==> flow/design.v <==
module PPU (
    input clk,
    input rst,
    input i_en,
    input [32-1:0] data_in,
    input [11:0] scaling_factor,
    output logic[6:0] data_out,
    output logic valid,
    output logic [31:0] data_in_out
);
logic [32 - 1:0] relu_out;
logic [32:0] data_shift;
logic [7:0] data_quant;
logic [8:0] data_temp;
always @(*) begin
    relu_out = (data_in[32 - 1])? 32'd0 : data_in;
    /*verilator lint_off WIDTHEXPAND*/
    /*verilator lint_off WIDTHTRUNC*/
    data_shift = ({relu_out, 1'b0} / scaling_factor);
    /*verilator lint_on WIDTHTRUNC*/
    /*verilator lint_on WIDTHEXPAND*/
    data_temp = (data_shift > 127)? 254 : data_shift[8:0] + {8'b0, data_shift[0]};
end
always @(posedge clk) begin
    if(rst) begin
        valid <= 1'd0;
        data_out <= 7'd0;
        data_in_out <= 32'd0;
    end
    else begin
        valid <= i_en;
        data_out <= (i_en)? data_temp[7:1] : 7'd0;
        data_in_out <= data_in;
    end
end
endmodule
Appendix: tool output

== From RTL to reports: PPU ==
Module PPU before and after one edit of its RTL, step after step.
"original" refers to lines of the RTL above, "edited" to lines of the edited file.
"difference": "edited" minus "original" as printed here. "rel. change": 100 x difference / "original".
The mark n/a stands for no value.

* Top: PPU
* Clock input: clk
* Cell library: sky130hd
* Library corner: tt_025C_1v80

== The edit ==
Unified diff, file above to edited file.
This change comes from a script, not from a designer. No optimisation was intended, and the edited design may behave differently.

<pre>
@@ -7,5 +7,5 @@
     output logic[6:0] data_out,
     output logic valid,
-    output logic [31:0] data_in_out
+    output logic [39:0] data_in_out
 );
 logic [32 - 1:0] relu_out;
</pre>

== Word-level counts ==
Source: Yosys, flattened and elaborated, memories not mapped. Widths are those after wreduce. Registers that Yosys merges into a memory's read port (data or address) are not register bits. Print and check cells do not count. Equal cells are merged and count once.

{| class="wikitable"
|+ Word-level totals
! item !! original !! edited !! difference !! rel. change (%)
|-
| bits of input ports || 47 || 47 || 0 || 0.00
|-
| output and inout bits || 40 || 48 || +8 || +20.00
|-
| bits in registers || 40 || 48 || +8 || +20.00
|}

{| class="wikitable"
|+ Operators by class
! item !! original !! edited !! difference !! rel. change (%)
|-
| div/mod/pow operators || 1 || 1 || 0 || 0.00
|-
| add/sub/neg operators || 1 || 1 || 0 || 0.00
|-
| reductions and logical operators || 1 || 1 || 0 || 0.00
|-
| muxes and demuxes || 2 || 2 || 0 || 0.00
|-
| $lt $le $gt $ge || 1 || 1 || 0 || 0.00
|-
| bitwise operators || 1 || 1 || 0 || 0.00
|}

{| class="wikitable"
|+ Operators with widths
! kind !! original !! edited !! difference !! rel. change (%)
|-
| 8-bit by 1-bit adder with 8-bit output || 1 || 1 || 0 || 0.00
|-
| 33-bit by 12-bit divider with 33-bit output || 1 || 1 || 0 || 0.00
|-
| 33-bit by 7-bit > comparator with 1-bit output (second input constant) || 1 || 1 || 0 || 0.00
|-
| 31-bit 2-to-1 mux || 1 || 1 || 0 || 0.00
|-
| 8-bit 2-to-1 mux || 1 || 1 || 0 || 0.00
|-
| 1-bit inverter || 1 || 1 || 0 || 0.00
|-
| 2-bit OR reduction || 1 || 1 || 0 || 0.00
|}

== Logic depth ==
Longest topological path by Yosys (ltp), each cell counted once; first at word level (registers and memories cut), then after technology mapping (sequential cells cut; the memories' decode and read muxes count).

{| class="wikitable"
|+ Logic depth
! item !! original !! edited !! difference !! rel. change (%)
|-
| depth in word-level cells || 4 || 4 || 0 || 0.00
|-
| ABC_AREA || 0 || 0 || n/a || n/a
|-
| mapped depth || 495 || 495 || 0 || 0.00
|}

== After synthesis ==
Yosys stat after the flow's synthesis: flattened, memories mapped to cells. It holds for the ABC_AREA given above (unset counts as 0); a run with the other value may have another netlist.

{| class="wikitable"
|+ Cell types
! cell !! original !! edited !! difference !! rel. change (%)
|-
| sky130_fd_sc_hd__buf_4 || 13 || 21 || +8 || +61.54
|-
| sky130_fd_sc_hd__ha_1 || 331 || 331 || 0 || 0.00
|-
| sky130_fd_sc_hd__nor2_1 || 324 || 324 || 0 || 0.00
|-
| sky130_fd_sc_hd__nand2_1 || 281 || 281 || 0 || 0.00
|-
| sky130_fd_sc_hd__nor3_1 || 238 || 238 || 0 || 0.00
|-
| sky130_fd_sc_hd__o21a_1 || 206 || 206 || 0 || 0.00
|-
| sky130_fd_sc_hd__a21oi_1 || 201 || 201 || 0 || 0.00
|-
| sky130_fd_sc_hd__o21ai_0 || 157 || 157 || 0 || 0.00
|-
| sky130_fd_sc_hd__xnor2_1 || 109 || 109 || 0 || 0.00
|-
| sky130_fd_sc_hd__nor2b_1 || 94 || 94 || 0 || 0.00
|-
| sky130_fd_sc_hd__o31ai_1 || 93 || 93 || 0 || 0.00
|-
| sky130_fd_sc_hd__a21o_1 || 91 || 91 || 0 || 0.00
|-
| sky130_fd_sc_hd__inv_1 || 80 || 80 || 0 || 0.00
|-
| sky130_fd_sc_hd__xor2_1 || 77 || 77 || 0 || 0.00
|-
| sky130_fd_sc_hd__nand3_1 || 69 || 69 || 0 || 0.00
|-
| sky130_fd_sc_hd__mux2_2 || 60 || 60 || 0 || 0.00
|-
| sky130_fd_sc_hd__or2_2 || 54 || 54 || 0 || 0.00
|-
| sky130_fd_sc_hd__nand4_1 || 53 || 53 || 0 || 0.00
|}

The list need not be complete.

{| class="wikitable"
|+ Mapped netlist
! item !! original !! edited !! difference !! rel. change (%)
|-
| buffers || 81 || 89 || +8 || +9.88
|-
| mapped cells || 3358 || 3366 || +8 || +0.24
|-
| cell area after synthesis (um2) || 23749.0 || 23809.1 || +60.1 || +0.25
|-
| mapped flip-flops || 40 || 40 || 0 || 0.00
|}

== Path before layout ==
Path of least setup slack by OpenSTA after synthesis, without wires, with an ideal clock, recovery checks aside; 20% of the period is set as input and as output delay. Where synthesis merged equal registers, the netlist keeps one of their names.

{| class="wikitable"
|+ Path post-synthesis
! item !! original !! edited !! difference !! rel. change (%)
|-
| kind || in2reg || in2reg || n/a || n/a
|-
| start point || input scaling_factor[0] || input scaling_factor[0] || n/a || n/a
|-
| end point || register data_out[0] || register data_out[0] || n/a || n/a
|-
| path delay (ps) || 94743 || 94743 || 0 || 0.00
|-
| period (ps) || 120000 || 120000 || 0 || 0.00
|-
| library setup time (ps) || 70 || 70 || 0 || n/a
|-
| launch time at the first pin (ps) || 24000 || 24000 || 0 || 0.00
|-
| data required time (ps) || 119930 || 119930 || 0 || 0.00
|-
| arrival time (ps) || 118673 || 118673 || 0 || 0.00
|-
| input delay (ps) || 24000 || 24000 || 0 || 0.00
|-
| slack (ps) || 1257 || 1257 || 0 || n/a
|-
| path buffers || 48 || 48 || 0 || 0.00
|-
| stages || 474 || 474 || 0 || 0.00
|-
| synthesis period reached (ps) || 118743 || 118743 || 0 || 0.00
|}

"path delay" is the arrival time less input delay plus setup time.
"stages": output pins that drive a net of the path, with the launching flip-flop's if there is one; two outputs of one cell count as two.
"synthesis period reached" = period - worst setup slack (recovery checks aside). The figure is calculated, with input and output delays left at 20% of the set period.
The rows between start and end are the longest chain of elaborated cells between them; the timing report does not say that the signal goes this way. Where chains are equally long, one stands for them.
Each line given opens the expression or statement behind the cell; cells for indexed reads and writes are added by Yosys, which also makes memories of some case tables.

Between the ends, post-synthesis, original:
* Cell sequence: sky130_fd_sc_hd__inv_1 -> sky130_fd_sc_hd__ha_1 -> sky130_fd_sc_hd__or4_1 -> sky130_fd_sc_hd__nor4_1 -> sky130_fd_sc_hd__a211oi_1 -> sky130_fd_sc_hd__inv_1 -> sky130_fd_sc_hd__ha_1 -> sky130_fd_sc_hd__o211ai_1 -> sky130_fd_sc_hd__a21oi_1 -> sky130_fd_sc_hd__o21a_1 -> sky130_fd_sc_hd__ha_1 -> sky130_fd_sc_hd__o21a_1 -> sky130_fd_sc_hd__nor4_1 -> sky130_fd_sc_hd__or3_1 -> sky130_fd_sc_hd__buf_2 -> sky130_fd_sc_hd__nor2_1 -> sky130_fd_sc_hd__or2_2 -> sky130_fd_sc_hd__ha_1 -> [438 not listed] -> sky130_fd_sc_hd__ha_1 -> sky130_fd_sc_hd__nor2b_1 -> sky130_fd_sc_hd__o21a_1 -> sky130_fd_sc_hd__o21ai_0 -> sky130_fd_sc_hd__nand2b_1 -> sky130_fd_sc_hd__a21oi_1 -> sky130_fd_sc_hd__o21ai_0 -> sky130_fd_sc_hd__a21oi_1 -> sky130_fd_sc_hd__nor2b_1 -> sky130_fd_sc_hd__o21ai_0 -> sky130_fd_sc_hd__o22ai_1 -> sky130_fd_sc_hd__or4_1 -> sky130_fd_sc_hd__o32ai_2 -> sky130_fd_sc_hd__o2111ai_2 -> sky130_fd_sc_hd__ha_1 -> sky130_fd_sc_hd__or2_2 -> sky130_fd_sc_hd__o21a_1 -> sky130_fd_sc_hd__a21oi_1
* Length of the longest elaborated chain: 3
* Elaborated cells on any way between the ends: 4
* Classes of those cells: add/sub: 1; div: 1; compare: 1; mux: 1

{| class="wikitable"
|+ Ends and longest elaborated chain, post-synthesis, original
! item !! line !! RTL
|-
| start, declared || 6 || <nowiki>input [11:0] scaling_factor,</nowiki>
|-
| 33-bit by 12-bit divider with 33-bit output || 19 || <nowiki>data_shift = ({relu_out, 1'b0} / scaling_factor);</nowiki>
|-
| 8-bit by 1-bit adder with 8-bit output || 22 || <nowiki>data_temp = (data_shift > 127)? 254 : data_shift[8:0] + {8'b0, data_shift[0]};</nowiki>
|-
| 8-bit 2-to-1 mux || 22 ||
|-
| end, assigned || 27 || <nowiki>data_out <= 7'd0;</nowiki>
|-
| end, assigned || 32 || <nowiki>data_out <= (i_en)? data_temp[7:1] : 7'd0;</nowiki>
|-
| end, declared || 7 || <nowiki>output logic[6:0] data_out,</nowiki>
|}

Between the ends, post-synthesis, edited:
* Cell sequence: sky130_fd_sc_hd__inv_1 -> sky130_fd_sc_hd__ha_1 -> sky130_fd_sc_hd__or4_1 -> sky130_fd_sc_hd__nor4_1 -> sky130_fd_sc_hd__a211oi_1 -> sky130_fd_sc_hd__inv_1 -> sky130_fd_sc_hd__ha_1 -> sky130_fd_sc_hd__o211ai_1 -> sky130_fd_sc_hd__a21oi_1 -> sky130_fd_sc_hd__o21a_1 -> sky130_fd_sc_hd__ha_1 -> sky130_fd_sc_hd__o21a_1 -> sky130_fd_sc_hd__nor4_1 -> sky130_fd_sc_hd__or3_1 -> sky130_fd_sc_hd__buf_2 -> sky130_fd_sc_hd__nor2_1 -> sky130_fd_sc_hd__or2_2 -> sky130_fd_sc_hd__ha_1 -> [438 not listed] -> sky130_fd_sc_hd__ha_1 -> sky130_fd_sc_hd__nor2b_1 -> sky130_fd_sc_hd__o21a_1 -> sky130_fd_sc_hd__o21ai_0 -> sky130_fd_sc_hd__nand2b_1 -> sky130_fd_sc_hd__a21oi_1 -> sky130_fd_sc_hd__o21ai_0 -> sky130_fd_sc_hd__a21oi_1 -> sky130_fd_sc_hd__nor2b_1 -> sky130_fd_sc_hd__o21ai_0 -> sky130_fd_sc_hd__o22ai_1 -> sky130_fd_sc_hd__or4_1 -> sky130_fd_sc_hd__o32ai_2 -> sky130_fd_sc_hd__o2111ai_2 -> sky130_fd_sc_hd__ha_1 -> sky130_fd_sc_hd__or2_2 -> sky130_fd_sc_hd__o21a_1 -> sky130_fd_sc_hd__a21oi_1
* Length of the longest elaborated chain: 3
* Elaborated cells on any way between the ends: 4
* Classes of those cells: add/sub: 1; div: 1; compare: 1; mux: 1

{| class="wikitable"
|+ Ends and longest elaborated chain, post-synthesis, edited
! item !! line !! RTL
|-
| start, declared || 6 || <nowiki>input [11:0] scaling_factor,</nowiki>
|-
| 33-bit by 12-bit divider with 33-bit output || 19 || <nowiki>data_shift = ({relu_out, 1'b0} / scaling_factor);</nowiki>
|-
| 8-bit by 1-bit adder with 8-bit output || 22 || <nowiki>data_temp = (data_shift > 127)? 254 : data_shift[8:0] + {8'b0, data_shift[0]};</nowiki>
|-
| 8-bit 2-to-1 mux || 22 ||
|-
| end, assigned || 27 || <nowiki>data_out <= 7'd0;</nowiki>
|-
| end, assigned || 32 || <nowiki>data_out <= (i_en)? data_temp[7:1] : 7'd0;</nowiki>
|-
| end, declared || 7 || <nowiki>output logic[6:0] data_out,</nowiki>
|}

== Worst path after layout ==
Path of least setup slack in the final report of each run of set A (OpenROAD, finished layout, wires in). Where an end is a register, its clock arrival counts in the times.
The path's times are printed in steps of 10 ps; the period is the one set.

{| class="wikitable"
|+ Path after layout
! item !! original !! edited !! difference !! rel. change (%)
|-
| kind || in2reg || in2reg || n/a || n/a
|-
| start point || input data_in[30] || input data_in[30] || n/a || n/a
|-
| end point || register data_out[0] || register data_out[1] || n/a || n/a
|-
| data required time (ps) || 115230 || 115230 || 0 || 0.00
|-
| arrival time (ps) || 109830 || 109520 || -310 || -0.28
|-
| input delay (ps) || 23000 || 23000 || 0 || 0.00
|-
| stages || 448 || 447 || -1 || -0.22
|-
| slack (ps) || 5400 || 5710 || +310 || n/a
|-
| launch time at the first pin (ps) || 23000 || 23000 || 0 || 0.00
|-
| library setup time (ps) || 70 || 70 || 0 || n/a
|-
| path buffers || 14 || 13 || -1 || -7.14
|-
| period (ps) || 115000 || 115000 || 0 || 0.00
|}

The rows between start and end are the longest chain of elaborated cells between them; the timing report does not say that the signal goes this way. Where chains are equally long, one stands for them.

Between the ends, after layout, original:
* Cell sequence: sky130_fd_sc_hd__clkdlybuf4s50_1 -> sky130_fd_sc_hd__nor2b_2 -> sky130_fd_sc_hd__ha_1 -> sky130_fd_sc_hd__or4_1 -> sky130_fd_sc_hd__nor4_2 -> sky130_fd_sc_hd__a211oi_2 -> sky130_fd_sc_hd__inv_1 -> sky130_fd_sc_hd__ha_1 -> sky130_fd_sc_hd__o211ai_1 -> sky130_fd_sc_hd__nand2_1 -> sky130_fd_sc_hd__o211a_1 -> sky130_fd_sc_hd__a21oi_1 -> sky130_fd_sc_hd__ha_2 -> sky130_fd_sc_hd__o21a_1 -> sky130_fd_sc_hd__o21ai_2 -> sky130_fd_sc_hd__or3_4 -> sky130_fd_sc_hd__nor2_1 -> sky130_fd_sc_hd__or2_2 -> [412 not listed] -> sky130_fd_sc_hd__ha_1 -> sky130_fd_sc_hd__nor2b_1 -> sky130_fd_sc_hd__o21a_1 -> sky130_fd_sc_hd__o21ai_0 -> sky130_fd_sc_hd__nand2b_1 -> sky130_fd_sc_hd__a21oi_1 -> sky130_fd_sc_hd__o21ai_0 -> sky130_fd_sc_hd__a21oi_1 -> sky130_fd_sc_hd__nor2b_1 -> sky130_fd_sc_hd__o21ai_1 -> sky130_fd_sc_hd__o22ai_1 -> sky130_fd_sc_hd__or4_1 -> sky130_fd_sc_hd__o32ai_2 -> sky130_fd_sc_hd__o2111ai_2 -> sky130_fd_sc_hd__ha_2 -> sky130_fd_sc_hd__or2_2 -> sky130_fd_sc_hd__o21a_1 -> sky130_fd_sc_hd__a21oi_1
* Length of the longest elaborated chain: 4
* Elaborated cells on any way between the ends: 5
* Classes of those cells: add/sub: 1; div: 1; compare: 1; mux: 2

{| class="wikitable"
|+ Ends and longest elaborated chain, after layout, original
! item !! line !! RTL
|-
| start, declared || 5 || <nowiki>input [32-1:0] data_in,</nowiki>
|-
| 31-bit 2-to-1 mux || 16 || <nowiki>relu_out = (data_in[32 - 1])? 32'd0 : data_in;</nowiki>
|-
| 33-bit by 12-bit divider with 33-bit output || 19 || <nowiki>data_shift = ({relu_out, 1'b0} / scaling_factor);</nowiki>
|-
| 8-bit by 1-bit adder with 8-bit output || 22 || <nowiki>data_temp = (data_shift > 127)? 254 : data_shift[8:0] + {8'b0, data_shift[0]};</nowiki>
|-
| 8-bit 2-to-1 mux || 22 ||
|-
| end, assigned || 27 || <nowiki>data_out <= 7'd0;</nowiki>
|-
| end, assigned || 32 || <nowiki>data_out <= (i_en)? data_temp[7:1] : 7'd0;</nowiki>
|-
| end, declared || 7 || <nowiki>output logic[6:0] data_out,</nowiki>
|}

Between the ends, after layout, edited:
* Cell sequence: sky130_fd_sc_hd__clkdlybuf4s50_1 -> sky130_fd_sc_hd__nor2b_4 -> sky130_fd_sc_hd__ha_1 -> sky130_fd_sc_hd__or4_1 -> sky130_fd_sc_hd__nor4_1 -> sky130_fd_sc_hd__a211oi_1 -> sky130_fd_sc_hd__inv_1 -> sky130_fd_sc_hd__ha_1 -> sky130_fd_sc_hd__o211ai_1 -> sky130_fd_sc_hd__a21oi_2 -> sky130_fd_sc_hd__o21a_1 -> sky130_fd_sc_hd__ha_1 -> sky130_fd_sc_hd__o21a_1 -> sky130_fd_sc_hd__nor4_4 -> sky130_fd_sc_hd__or3_4 -> sky130_fd_sc_hd__nor2_1 -> sky130_fd_sc_hd__or2_2 -> sky130_fd_sc_hd__ha_1 -> [411 not listed] -> sky130_fd_sc_hd__ha_1 -> sky130_fd_sc_hd__nor2b_1 -> sky130_fd_sc_hd__o21a_1 -> sky130_fd_sc_hd__o21ai_0 -> sky130_fd_sc_hd__nand2b_1 -> sky130_fd_sc_hd__a21oi_1 -> sky130_fd_sc_hd__o21ai_0 -> sky130_fd_sc_hd__a21oi_1 -> sky130_fd_sc_hd__nor2b_1 -> sky130_fd_sc_hd__o21ai_1 -> sky130_fd_sc_hd__o22ai_1 -> sky130_fd_sc_hd__or4_1 -> sky130_fd_sc_hd__o32ai_2 -> sky130_fd_sc_hd__o2111ai_2 -> sky130_fd_sc_hd__ha_2 -> sky130_fd_sc_hd__or2_2 -> sky130_fd_sc_hd__o21a_1 -> sky130_fd_sc_hd__a21oi_1
* Length of the longest elaborated chain: 4
* Elaborated cells on any way between the ends: 5
* Classes of those cells: add/sub: 1; div: 1; compare: 1; mux: 2

{| class="wikitable"
|+ Ends and longest elaborated chain, after layout, edited
! item !! line !! RTL
|-
| start, declared || 5 || <nowiki>input [32-1:0] data_in,</nowiki>
|-
| 31-bit 2-to-1 mux || 16 || <nowiki>relu_out = (data_in[32 - 1])? 32'd0 : data_in;</nowiki>
|-
| 33-bit by 12-bit divider with 33-bit output || 19 || <nowiki>data_shift = ({relu_out, 1'b0} / scaling_factor);</nowiki>
|-
| 8-bit by 1-bit adder with 8-bit output || 22 || <nowiki>data_temp = (data_shift > 127)? 254 : data_shift[8:0] + {8'b0, data_shift[0]};</nowiki>
|-
| 8-bit 2-to-1 mux || 22 ||
|-
| end, assigned || 27 || <nowiki>data_out <= 7'd0;</nowiki>
|-
| end, assigned || 32 || <nowiki>data_out <= (i_en)? data_temp[7:1] : 7'd0;</nowiki>
|-
| end, declared || 7 || <nowiki>output logic[6:0] data_out,</nowiki>
|}

== Layout results ==
Runs of the flow (Yosys, OpenROAD) on both versions; the two runs of a pair have the same settings. The constraints put input and output delay at 20% of the set period each and load the outputs with 0.01 pF.

Settings, set A:
* CORE_UTILIZATION: 40
* period_ns: 115.0
* CAP_MARGIN: 20
* CORE_MARGIN: 2
* SLEW_MARGIN: 20

{| class="wikitable"
|+ Results, set A
! item !! original !! edited !! difference !! rel. change (%)
|-
| setup slack of the worst path (ps) || 5396 || 5709 || +313 || n/a
|-
| utilization (%) || 47.3 || 47.2 || -0.1 || n/a
|-
| synthesis area (um2) || 23749.0 || 23809.1 || +60.1 || +0.25
|-
| achieved period (ps) || 109604 || 109291 || -313 || -0.29
|-
| total die area (um2) || 61338.0 || 61489.1 || +151.1 || +0.25
|-
| total negative slack on setup checks (ps) || 0 || 0 || 0 || n/a
|-
| standard-cell area of the final layout (um2) || 27876.7 || 27827.9 || -48.8 || -0.18
|-
| smallest hold slack (ps) || 23282 || 23279 || -3 || n/a
|}

Settings, set B:
* CORE_MARGIN: 4
* CORE_UTILIZATION: 38
* CTS_CLUSTER_SIZE: 38
* GPL_TIMING_DRIVEN: 1
* MIN_ROUTING_LAYER: met1
* PLACE_DENSITY_LB_ADDON: 0.11
* SETUP_SLACK_MARGIN: 3.99
* SLEW_MARGIN: 15
* TNS_END_PERCENT: 20
* period_ns: 90.1
* CAP_MARGIN: 20

{| class="wikitable"
|+ Results, set B
! item !! original !! edited !! difference !! rel. change (%)
|-
| setup slack of the worst path (ps) || -7858 || -8618 || -760 || n/a
|-
| utilization (%) || 64.3 || 63.7 || -0.6 || n/a
|-
| synthesis area (um2) || 23749.0 || 23809.1 || +60.1 || +0.25
|-
| achieved period (ps) || 97958 || 98718 || +760 || +0.78
|-
| total die area (um2) || 66561.4 || 66724.1 || +162.7 || +0.24
|-
| total negative slack on setup checks (ps) || -54465 || -59455 || -4990 || n/a
|-
| standard-cell area of the final layout (um2) || 39738.1 || 39380.3 || -357.8 || -0.90
|-
| smallest hold slack (ps) || 18317 || 18315 || -2 || n/a
|}

"achieved period" means the clock period less the worst setup slack. The figure is calculated, with input and output delays left at 20% of the set period.
